==> flow/design.v <==
module cordic_pipelined #(
    parameter MODE                    = 0,      
    parameter STAGES                  = 16,
    parameter CORDIC_WIDTH            = 16,
    parameter CORDIC_INTERNAL_WIDTH   = 20,
    parameter SFIXED_ZERO             = 32'd0,
    parameter SFIXED_PI               = 32'h3243F6A8,
    parameter SFIXED_PI_OVER_2        = 32'h1921FB54,
    parameter SFIXED_TWO_PI           = 32'h6487ED51
)(
    input  wire                                clk,
    input  wire                                rst,
    input  wire                                valid_in,
    input  wire  signed [CORDIC_WIDTH-1:0]      x_in,
    input  wire  signed [CORDIC_WIDTH-1:0]      y_in,
    input  wire  signed [CORDIC_INTERNAL_WIDTH-1:0] z_in,
    output reg                                 valid_out,
    output wire signed [CORDIC_WIDTH-1:0]      x_out,
    output wire signed [CORDIC_WIDTH-1:0]      y_out,
    output wire signed [CORDIC_WIDTH-1:0]      z_out
);
    wire signed [31:0] ANGLES [0:31];
    assign ANGLES[0]  = 32'h0000C90F;
    assign ANGLES[1]  = 32'h000076B1;
    assign ANGLES[2]  = 32'h00003EB6;
    assign ANGLES[3]  = 32'h00001FD5;
    assign ANGLES[4]  = 32'h00000FFA;
	 assign ANGLES[5]  = 32'h000007FF;
    assign ANGLES[6]  = 32'h000003FF;
    assign ANGLES[7]  = 32'h000001FF;
    assign ANGLES[8]  = 32'h000000FF;
    assign ANGLES[9]  = 32'h0000007F;
    assign ANGLES[10] = 32'h0000003F;
    assign ANGLES[11] = 32'h0000001F;
	  assign ANGLES[12] = 32'h0000000F;
    assign ANGLES[13] = 32'h00000007;
    assign ANGLES[14] = 32'h00000003;
    assign ANGLES[15] = 32'h00000001;
    assign ANGLES[16] = 32'h00000000;
    assign ANGLES[17] = 32'h00000000;
    assign ANGLES[18] = 32'h00000000;
	  assign ANGLES[19] = 32'h00000000;
    assign ANGLES[20] = 32'h00000000;
    assign ANGLES[21] = 32'h00000000;
    assign ANGLES[22] = 32'h00000000;
    assign ANGLES[23] = 32'h00000000;
    assign ANGLES[24] = 32'h00000000;
    assign ANGLES[25] = 32'h00000000;
    assign ANGLES[26] = 32'h00000000;
    assign ANGLES[27] = 32'h00000000;
	  assign ANGLES[28] = 32'h00000000;
    assign ANGLES[29] = 32'h00000000;
    assign ANGLES[30] = 32'h00000000;
    assign ANGLES[31] = 32'h00000000;
	  reg signed [CORDIC_INTERNAL_WIDTH-1:0] x_pipe [0:STAGES];
    reg signed [CORDIC_INTERNAL_WIDTH-1:0] y_pipe [0:STAGES];
    reg signed [CORDIC_INTERNAL_WIDTH-1:0] z_pipe [0:STAGES];
    reg [1:0]  quadrant_stages [0:STAGES];
    reg        valid_pipe      [0:STAGES];
    reg signed [CORDIC_INTERNAL_WIDTH-1:0] x_corrected,y_corrected,z_wrapped;
    localparam [31:0] PI_SH         = SFIXED_PI        >> 12;
    localparam [31:0] PI_OVER_2_SH  = SFIXED_PI_OVER_2 >> 12;
    localparam [31:0] TWO_PI_SH     = SFIXED_TWO_PI    >> 12;
    localparam signed [CORDIC_INTERNAL_WIDTH-1:0] Z_ZERO      = 0;
    localparam signed [CORDIC_INTERNAL_WIDTH-1:0] Z_PI        = PI_SH[CORDIC_INTERNAL_WIDTH-1:0];
    localparam signed [CORDIC_INTERNAL_WIDTH-1:0] Z_PI_OVER_2 = PI_OVER_2_SH[CORDIC_INTERNAL_WIDTH-1:0];
    localparam signed [CORDIC_INTERNAL_WIDTH-1:0] Z_TWO_PI    = TWO_PI_SH[CORDIC_INTERNAL_WIDTH-1:0];
    always @(posedge clk) begin
      if (rst) begin
         x_pipe[0] <= 0; y_pipe[0] <= 0; z_pipe[0] <= 0;
         quadrant_stages[0] <= 2'b00;
         valid_pipe[0] <= 0;
      end else begin
         z_wrapped = z_in;
         if (z_wrapped >  Z_PI)   z_wrapped =  z_wrapped-Z_TWO_PI;
         else if (z_wrapped <= -Z_PI) z_wrapped =  z_wrapped+Z_TWO_PI;
         if((z_wrapped>=Z_ZERO)&&(z_wrapped<=Z_PI_OVER_2)) begin
            quadrant_stages[0]<=2'b00;  z_pipe[0]<=z_wrapped;
         end
			else if((z_wrapped>Z_PI_OVER_2)&&((z_wrapped<=Z_PI)||(z_wrapped>= -Z_PI_OVER_2))) begin
            quadrant_stages[0]<=2'b01;  z_pipe[0]<=Z_PI-z_wrapped;
         end
         else if((z_wrapped<Z_ZERO)&&(z_wrapped>=-Z_PI_OVER_2)) begin
            quadrant_stages[0]<=2'b11;  z_pipe[0]<= -z_wrapped;
         end
			else begin
            quadrant_stages[0]<=2'b10;  z_pipe[0]<= -(Z_PI+z_wrapped);
         end
         x_pipe[0] <= {{(CORDIC_INTERNAL_WIDTH-CORDIC_WIDTH){x_in[CORDIC_WIDTH-1]}},x_in};
         y_pipe[0] <= {{(CORDIC_INTERNAL_WIDTH-CORDIC_WIDTH){y_in[CORDIC_WIDTH-1]}},y_in};
         valid_pipe[0] <= valid_in;
      end
   end
   genvar i;
   generate
      for (i=0; i<STAGES; i=i+1) begin : STAGES_GEN
         reg signed [CORDIC_INTERNAL_WIDTH-1:0] angle, dx, dy;
         reg sigma;
         always @(posedge clk) begin
           angle = ANGLES[i];
           sigma = (MODE==0) ? z_pipe[i][CORDIC_INTERNAL_WIDTH-1] : y_pipe[i][CORDIC_INTERNAL_WIDTH-1];
            dx    = (y_pipe[i] >>> i);
            dy    = (x_pipe[i] >>> i);
            if (sigma==0) begin
               x_pipe[i+1] <= x_pipe[i] - dx;
               y_pipe[i+1] <= y_pipe[i] + dy;
               z_pipe[i+1] <= z_pipe[i] - angle;
            end else begin
              x_pipe[i+1] <= x_pipe[i] + dx;
               y_pipe[i+1] <= y_pipe[i] - dy;
               z_pipe[i+1] <= z_pipe[i] + angle;
            end
            valid_pipe[i+1]      <= rst ? 1'b0 : valid_pipe[i];
            quadrant_stages[i+1] <= quadrant_stages[i];
         end
      end
   endgenerate
	 always @(posedge clk) begin
      case(quadrant_stages[STAGES])
         2'b00:  begin x_corrected <=  x_pipe[STAGES]; y_corrected <= y_pipe[STAGES]; end
         2'b11:  begin x_corrected <=  x_pipe[STAGES]; y_corrected <= -y_pipe[STAGES];end
         default:begin x_corrected <= -x_pipe[STAGES]; y_corrected <=  y_pipe[STAGES];end
      endcase
      valid_out <= rst ? 1'b0 : valid_pipe[STAGES];
   end
   assign x_out = x_corrected[CORDIC_WIDTH-1:0];
   assign y_out = y_corrected[CORDIC_WIDTH-1:0];
   assign z_out = z_pipe[STAGES][CORDIC_WIDTH-1:0];
endmodule
module cordic_oscillator #(
    parameter SFIXED_WIDTH = 32,            
    parameter CORDIC_WIDTH = 16,            
    parameter SFIXED_TWO_PI = 32'h6487ED51,          
    parameter SFIXED_ZERO   = 32'd0,
    parameter CORDIC_GAIN   = 16'h26DD           
	 )(
    input  wire                      clk,
    input  wire                      rst,
    input  wire                      ce,
    input  wire signed [SFIXED_WIDTH-1:0] tuning_word,
    output wire signed [CORDIC_WIDTH-1:0] sin_out,
    output wire signed [CORDIC_WIDTH-1:0] cos_out,
    output wire                      valid_out
);
    reg signed [SFIXED_WIDTH-1:0] phase_acc;
    reg signed [SFIXED_WIDTH-1:0] next_phase;
    localparam signed [SFIXED_WIDTH-1:0] TWO_PI_S = SFIXED_TWO_PI;
    always @(posedge clk) begin
        if (rst) begin
            phase_acc <= {SFIXED_WIDTH{1'b0}};
        end
		  else if (ce) begin
            next_phase = phase_acc + tuning_word;
            if (next_phase >= TWO_PI_S)
                phase_acc <= next_phase - TWO_PI_S;
            else if (next_phase < 0)
                phase_acc <= next_phase + TWO_PI_S;
            else
                phase_acc <= next_phase;
        end
    end
    wire signed [CORDIC_WIDTH-1:0] x_fixed  = CORDIC_GAIN;   
    wire signed [CORDIC_WIDTH-1:0] y_fixed  = {CORDIC_WIDTH{1'b0}};
    wire signed [CORDIC_WIDTH-1:0] x_out;
    wire signed [CORDIC_WIDTH-1:0] y_out;
    wire        valid_pipe;
	 cordic_pipelined cordic_inst (
        .clk       (clk),
        .rst       (rst),
        .x_in      (x_fixed),
        .y_in      (y_fixed),
        .z_in      (phase_acc[31:12]),
        .x_out     (x_out),
        .y_out     (y_out),
        .z_out     (),           
        .valid_in  (1'b1),
        .valid_out (valid_pipe)
    );
    assign sin_out   = y_out;
    assign cos_out   = x_out;
    assign valid_out = valid_pipe;
endmodule
Step by step through the tools: cordic_oscillator
Tool output for the design above before and after an edit, in the order of the flow. "before" refers to lines of the RTL above, "after" to lines of the edited file. "change": "after" minus "before" as printed here. "rel. change": 100 x difference / "before". Cell names lack the library's common part. The mark -- stands for no value.

Top: cordic_oscillator. Clock port: clk. Cell library: sky130hd. Timing corner: tt_025C_1v80.

Diff
Unified diff, file above to edited file. A script made this edit; it was not meant as an optimisation.

```diff
@@ -160,5 +160,6 @@
         end
     end
-    wire signed [CORDIC_WIDTH-1:0] x_fixed  = CORDIC_GAIN;   
+    reg signed [CORDIC_WIDTH-1:0] x_fixed;
+    always @(posedge clk) x_fixed <= CORDIC_GAIN;   
     wire signed [CORDIC_WIDTH-1:0] y_fixed  = {CORDIC_WIDTH{1'b0}};
     wire signed [CORDIC_WIDTH-1:0] x_out;
```

Elaborated design
Source: Yosys, flattened and elaborated. Widths are those after wreduce. Registers that Yosys merges into a memory's read port (data or address) are not register bits. Print and check cells do not count. Equal cells are merged and count once.

Storage and ports: word-level cells (before 269, after 269, change 0, rel. change 0.00%); output and inout bits (before 33, after 33, change 0, rel. change 0.00%); input bits (before 35, after 35, change 0, rel. change 0.00%); flip-flop bits (word level) (before 1076, after 1045, change -31, rel. change -2.88%).

Operators by class: equal/unequal tests (before 1, after 1, change 0, rel. change 0.00%); $add $sub $neg (before 102, after 102, change 0, rel. change 0.00%); reduce/logical cells (before 8, after 8, change 0, rel. change 0.00%); magnitude comparators (before 10, after 10, change 0, rel. change 0.00%); mux-type cells (before 60, after 59, change -1, rel. change -1.67%).

Operators with widths: adder 15 x 14 -> 16 bit (before 0, after 2, change +2); subtractor 15 x 14 -> 16 bit (before 0, after 2, change +2); 2-to-1 mux 20 bit (before 50, after 49, change -1, rel. change -2.00%); adder 20 x 14 -> 20 bit (before 3, after 2, change -1, rel. change -33.33%); subtractor 20 x 14 -> 20 bit (before 3, after 2, change -1, rel. change -33.33%); adder 15 x 19 -> 20 bit (before 1, after 0, change -1, rel. change -100.00%); subtractor 15 x 19 -> 20 bit (before 1, after 0, change -1, rel. change -100.00%); 2-to-1 mux 16 bit (before 4, after 4, change 0, rel. change 0.00%); logical AND 1 bit (before 3, after 3, change 0, rel. change 0.00%); 2-to-1 mux 1 bit (before 3, after 3, change 0, rel. change 0.00%); adder 16 x 5 -> 16 bit (before 2, after 2, change 0, rel. change 0.00%); adder 20 x 10 -> 20 bit (before 2, after 2, change 0, rel. change 0.00%); adder 20 x 11 -> 20 bit (before 2, after 2, change 0, rel. change 0.00%); adder 20 x 12 -> 20 bit (before 2, after 2, change 0, rel. change 0.00%); adder 20 x 13 -> 20 bit (before 2, after 2, change 0, rel. change 0.00%); adder 20 x 15 -> 20 bit (before 2, after 2, change 0, rel. change 0.00%); adder 20 x 16 -> 20 bit (before 2, after 2, change 0, rel. change 0.00%); adder 20 x 17 -> 20 bit (before 2, after 2, change 0, rel. change 0.00%); adder 20 x 18 -> 20 bit (before 2, after 2, change 0, rel. change 0.00%); adder 20 x 6 -> 20 bit (before 2, after 2, change 0, rel. change 0.00%); adder 20 x 7 -> 20 bit (before 2, after 2, change 0, rel. change 0.00%); adder 20 x 8 -> 20 bit (before 2, after 2, change 0, rel. change 0.00%); adder 20 x 9 -> 20 bit (before 2, after 2, change 0, rel. change 0.00%); <= comparator 20 x 19 -> 1 bit with constant B (before 2, after 2, change 0, rel. change 0.00%); 2-to-1 mux 32 bit (before 2, after 2, change 0, rel. change 0.00%); negation 16 bit (before 2, after 2, change 0, rel. change 0.00%); negation 20 bit (before 2, after 2, change 0, rel. change 0.00%); OR reduction 2 bit (before 2, after 2, change 0, rel. change 0.00%).

The list need not be complete.

Depth
Depth = most cells in a row (Yosys ltp): at word level without a register or memory, in the mapped netlist without a sequential cell, where the memories' decode and read muxes count.

Depth: word-level depth (before 9, after 9, change 0, rel. change 0.00%); ABC_AREA (before 0, after 0); gate-level depth with buffers (before 18, after 19, change +1, rel. change +5.56%); mapped depth without buffers (before 18, after 18, change 0, rel. change 0.00%).

After synthesis
Yosys stat after the flow's synthesis: flattened, memories mapped to cells. It holds for the ABC_AREA given above (unset counts as 0); a run with the other value may have another netlist.

Cell types: a21o_1 (before 230, after 154, change -76, rel. change -33.04%); a211oi_1 (before 114, after 51, change -63, rel. change -55.26%); inv_1 (before 403, after 457, change +54, rel. change +13.40%); o21ai_0 (before 445, after 392, change -53, rel. change -11.91%); nand3_1 (before 150, after 202, change +52, rel. change +34.67%); a21oi_1 (before 599, after 648, change +49, rel. change +8.18%); nand2_1 (before 390, after 438, change +48, rel. change +12.31%); xor2_1 (before 331, after 292, change -39, rel. change -11.78%); nor3_1 (before 354, after 392, change +38, rel. change +10.73%); nor2_1 (before 729, after 766, change +37, rel. change +5.08%); o2111ai_1 (before 26, after 59, change +33, rel. change +126.92%); o21ai_1 (before 5, after 35, change +30, rel. change +600.00%); o211ai_1 (before 41, after 69, change +28, rel. change +68.29%); o21bai_1 (before 94, after 119, change +25, rel. change +26.60%); and3_1 (before 55, after 74, change +19, rel. change +34.55%); o21a_1 (before 93, after 111, change +18, rel. change +19.35%); or3_1 (before 43, after 61, change +18, rel. change +41.86%); and2_1 (before 50, after 33, change -17, rel. change -34.00%).

The list need not be complete.

Synthesis totals: sequential part of the area (um^2) (before 20239.4, after 20239.4, change 0.0, rel. change 0.00%); flip-flops (before 1011, after 1011, change 0, rel. change 0.00%); cell count (before 7932, after 8075, change +143, rel. change +1.80%); buffers (before 135, after 137, change +2, rel. change +1.48%); chip area (Yosys) (um^2) (before 68643.3, after 68958.6, change +315.3, rel. change +0.46%).

The figures by module come from a second, unflattened synthesis with its own total; it is not the netlist above.

Second synthesis, totals: cells (unflattened synthesis) (before 8889, after 8875, change -14, rel. change -0.16%); area total of the unflattened synthesis (um^2) (before 75862.8, after 75879.0, change +16.2, rel. change +0.02%).

Each row is one instance without its submodules.

By module, before: cordic_pipelined (cells 8236, area 71128.2 um^2, seq. area 21500.6 um^2, times used 1); cordic_oscillator (cells 653, area 4734.5 um^2, seq. area 640.6 um^2, times used 1).

By module, after: cordic_pipelined (cells 8222, area 71144.5 um^2, seq. area 21500.6 um^2, times used 1); cordic_oscillator (cells 653, area 4734.5 um^2, seq. area 640.6 um^2, times used 1).

Timing after synthesis
OpenSTA on the mapped netlist: ideal clock, no wires. The path of least setup slack (recovery checks aside). Input and output delay are each 20% of the period. Register names are those of the netlist, which keeps one name where synthesis merged equal registers.

Timing after synthesis: path kind (before input -> register, after input -> register); from (before input (no name shown), after input (no name shown)); to (before register phase_acc[22], after register phase_acc[3]); required time (ps) (before 5371, after 5378, change +7, rel. change +0.13%); arrival (ps) (before 4574, after 4568, change -6, rel. change -0.13%); delay of the path (ps) (before 3603, after 3590, change -13, rel. change -0.36%); external input delay (ps) (before 1100, after 1100, change 0, rel. change 0.00%); stages (before 15, after 14, change -1, rel. change -6.67%); slack (ps) (before 798, after 810, change +12); period (ps) (before 5500, after 5500, change 0, rel. change 0.00%); time at the first pin (ps) (before 1100, after 1100, change 0, rel. change 0.00%); setup time (ps) (before 129, after 122, change -7); buffers on the path (before 1, after 0, change -1, rel. change -100.00%); synthesis period reached (ps) (before 4702, after 4690, change -12, rel. change -0.26%).

"delay of the path" = arrival - input delay + setup time. "stages": output pins that drive a net of the path, with the launching flip-flop's if there is one; two outputs of one cell count as two. "synthesis period reached" = period - worst setup slack (recovery checks aside). The figure is calculated, with input and output delays left at 20% of the set period. Between the ends stands the longest chain of elaborated cells between them, by number of cells; it is not shown to be the way that was timed. Of several equally long chains one is given. A line is the first line of the expression or statement that the cell stems from. Yosys adds cells for indexed reads and writes and turns some case tables into memories. A register here has more assigning lines than the two given.

Between the ends, after synthesis, before:
Path through: ha_1 fa_1 a21oi_1 o2111ai_1 and3_1 o211ai_1 a31oi_2 a41oi_1 xnor2_1 or2_2 o311a_1 buf_2 a31oi_1 xor2_1 o21ai_0. Under cells in the longest elaborated chain stands 4. Under elaborated cells on any way between the ends stands 7. The entry for source lines of those cells reads 5. Classes of those cells: add/sub (3); compare (2); mux (2).

Ends and longest elaborated chain, after synthesis, before: start, declared (line 140); adder 32 bit (line 153); adder 32 bit (line 157) `phase_acc <= next_phase + TWO_PI_S;`; 2-to-1 mux 32 bit (line 156) `else if (next_phase < 0)`; 2-to-1 mux 32 bit (line 154) `if (next_phase >= TWO_PI_S)`; end, assigned (line 155) `phase_acc <= next_phase - TWO_PI_S;`; end, assigned (line 157); end, declared (line 145) `reg signed [SFIXED_WIDTH-1:0] phase_acc;`.

Between the ends, after synthesis, after:
Path through: ha_1 fa_1 a211o_1 and2_1 nor2_1 nand4b_1 a211o_1 a21o_1 a2111oi_0 o31a_1 o21ai_2 nor3_1 mux2_1 a221o_1. Under cells in the longest elaborated chain stands 4. Under elaborated cells on any way between the ends stands 7. The entry for source lines of those cells reads 5. Classes of those cells: add/sub (3); compare (2); mux (2).

Ends and longest elaborated chain, after synthesis, after: start, declared (line 140); adder 32 bit (line 153); adder 32 bit (line 157) `phase_acc <= next_phase + TWO_PI_S;`; 2-to-1 mux 32 bit (line 156) `else if (next_phase < 0)`; 2-to-1 mux 32 bit (line 154) `if (next_phase >= TWO_PI_S)`; end, assigned (line 155) `phase_acc <= next_phase - TWO_PI_S;`; end, assigned (line 157); end, declared (line 145) `reg signed [SFIXED_WIDTH-1:0] phase_acc;`.

Worst path after layout
From the final timing report of each run of pair 1: the path of least setup slack in the routed layout; clock arrival at registers is part of the times. The report prints the path's times to 10 ps; the period is as set.

Timing post-layout: path kind (before register -> register, after input -> register); from (before register phase_acc[24], after input (no name shown)); to (before register cordic_inst.z_pipe[0][16], after register phase_acc[3]); arrival (ps) (before 5310, after 5340, change +30, rel. change +0.56%); time at the first pin (ps) (before 750, after 1020, change +270, rel. change +36.00%); period (ps) (before 5080, after 5080, change 0, rel. change 0.00%); buffers on the path (before 0, after 2, change +2); setup time (ps) (before 90, after 110, change +20); slack (ps) (before 430, after 380, change -50); required time (ps) (before 5750, after 5720, change -30, rel. change -0.52%); stages (before 13, after 15, change +2, rel. change +15.38%); external input delay (ps) (after 1020).

Between the ends stands the longest chain of elaborated cells between them, by number of cells; it is not shown to be the way that was timed. Of several equally long chains one is given. A register here has more assigning lines than the two given.

Between the ends, post-layout, before:
Path through: dfxtp_1 nand2b_1 nor4_4 and2_1 a211oi_1 and2_1 or4_1 nor4_2 nand3_1 a221oi_1 mux2i_1 xnor2_1 a211oi_1. Under cells in the longest elaborated chain stands 9. Under elaborated cells on any way between the ends stands 24. Classes of those cells: add/sub (6); compare (8); mux (6); reduce/logical (4).

Ends and longest elaborated chain, post-layout, before: start, declared (line 145) `reg signed [SFIXED_WIDTH-1:0] phase_acc;`; start, assigned (line 155) `phase_acc <= next_phase - TWO_PI_S;`; start, assigned (line 157) `phase_acc <= next_phase + TWO_PI_S;`; <= comparator 20 x 19 -> 1 bit (line 76) `else if (z_wrapped <= -Z_PI) z_wrapped =  z_wrapped+Z_TWO_PI;`; 2-to-1 mux 20 bit (line 76); 2-to-1 mux 20 bit (line 75) `if (z_wrapped >  Z_PI)   z_wrapped =  z_wrapped-Z_TWO_PI;`; 2-to-1 mux 20 bit (line 69) `if (rst) begin`; adder 19 x 20 -> 20 bit (line 87) `quadrant_stages[0]<=2'b10;  z_pipe[0]<= -(Z_PI+z_wrapped);`; negation 20 bit (line 87); 2-to-1 mux 20 bit (line 83) `else if((z_wrapped<Z_ZERO)&&(z_wrapped>=-Z_PI_OVER_2)) begin`; 2-to-1 mux 20 bit (line 80) `else if((z_wrapped>Z_PI_OVER_2)&&((z_wrapped<=Z_PI)||(z_wrapped>= -Z_PI_OVER_2))) begin`; 2-to-1 mux 20 bit (line 77) `if((z_wrapped>=Z_ZERO)&&(z_wrapped<=Z_PI_OVER_2)) begin`; end, assigned (line 78) `quadrant_stages[0]<=2'b00;  z_pipe[0]<=z_wrapped;`; end, assigned (line 81) `quadrant_stages[0]<=2'b01;  z_pipe[0]<=Z_PI-z_wrapped;`; end, declared (line 57) `reg signed [CORDIC_INTERNAL_WIDTH-1:0] z_pipe [0:STAGES];`.

Between the ends, post-layout, after:
Path through: clkdlybuf4s50_1 ha_1 fa_1 a211o_1 a2111oi_0 a311oi_2 a211o_1 a21o_1 a2111oi_0 buf_4 o31a_1 o21ai_2 nor3_1 mux2_1 a221o_1. Under cells in the longest elaborated chain stands 4. Under elaborated cells on any way between the ends stands 7. The entry for source lines of those cells reads 5. Classes of those cells: add/sub (3); compare (2); mux (2).

Ends and longest elaborated chain, post-layout, after: start, declared (line 140); adder 32 bit (line 153); adder 32 bit (line 157) `phase_acc <= next_phase + TWO_PI_S;`; 2-to-1 mux 32 bit (line 156) `else if (next_phase < 0)`; 2-to-1 mux 32 bit (line 154) `if (next_phase >= TWO_PI_S)`; end, assigned (line 155) `phase_acc <= next_phase - TWO_PI_S;`; end, assigned (line 157); end, declared (line 145) `reg signed [SFIXED_WIDTH-1:0] phase_acc;`.

Layout results
Runs of the flow (Yosys, OpenROAD) on both versions; the two runs of a pair have the same settings. The constraints put input and output delay at 20% of the set period each and load the outputs with 0.01 pF.

Settings, pair 1:
The figure for period_ns is 5.08. The entry for CAP_MARGIN reads 20. CORE_MARGIN: 2. The figure for CORE_UTILIZATION is 40. The figure for SLEW_MARGIN is 20.

Final reports, pair 1: standard-cell area of the final layout (um^2) (before 77635.7, after 77559.4, change -76.3, rel. change -0.10%); reached clock period (ps) (before 4649, after 4701, change +52, rel. change +1.12%); lowest setup slack (ps) (before 431, after 379, change -52); total negative slack on setup checks (ps) (before 0, after 0, change 0); smallest hold slack (ps) (before 321, after 322, change +1); mapped cell area after synthesis (um^2) (before 68643.3, after 68958.6, change +315.3, rel. change +0.46%); area inside the die boundary (um^2) (before 174937.0, after 175733.0, change +796.0, rel. change +0.46%); utilization (%) (before 45.4, after 45.3, change -0.1).

Settings, pair 2:
For CELL_PAD_IN_SITES_GLOBAL_PLACEMENT the number is 1. CORE_MARGIN: 7. The figure for CORE_UTILIZATION is 57. The figure for CTS_CLUSTER_DIAMETER is 214. For GPL_ROUTABILITY_DRIVEN the number is 1. For PLACE_DENSITY the number is 0.71. The entry for SETUP_SLACK_MARGIN reads 0.78. The figure for SLEW_MARGIN is 40. The figure for period_ns is 4.69. The entry for CAP_MARGIN reads 20.

Final reports, pair 2: standard-cell area of the final layout (um^2) (before 80567.3, after 80136.9, change -430.4, rel. change -0.53%); reached clock period (ps) (before 3945, after 4029, change +84, rel. change +2.13%); lowest setup slack (ps) (before 745, after 661, change -84); total negative slack on setup checks (ps) (before 0, after 0, change 0); smallest hold slack (ps) (before 323, after 295, change -28); mapped cell area after synthesis (um^2) (before 68643.3, after 68958.6, change +315.3, rel. change +0.46%); area inside the die boundary (um^2) (before 130339.0, after 130914.0, change +575.0, rel. change +0.44%); utilization (%) (before 67.3, after 66.8, change -0.5).

"reached clock period" = clock period - worst setup slack. The figure is calculated, with input and output delays left at 20% of the set period.
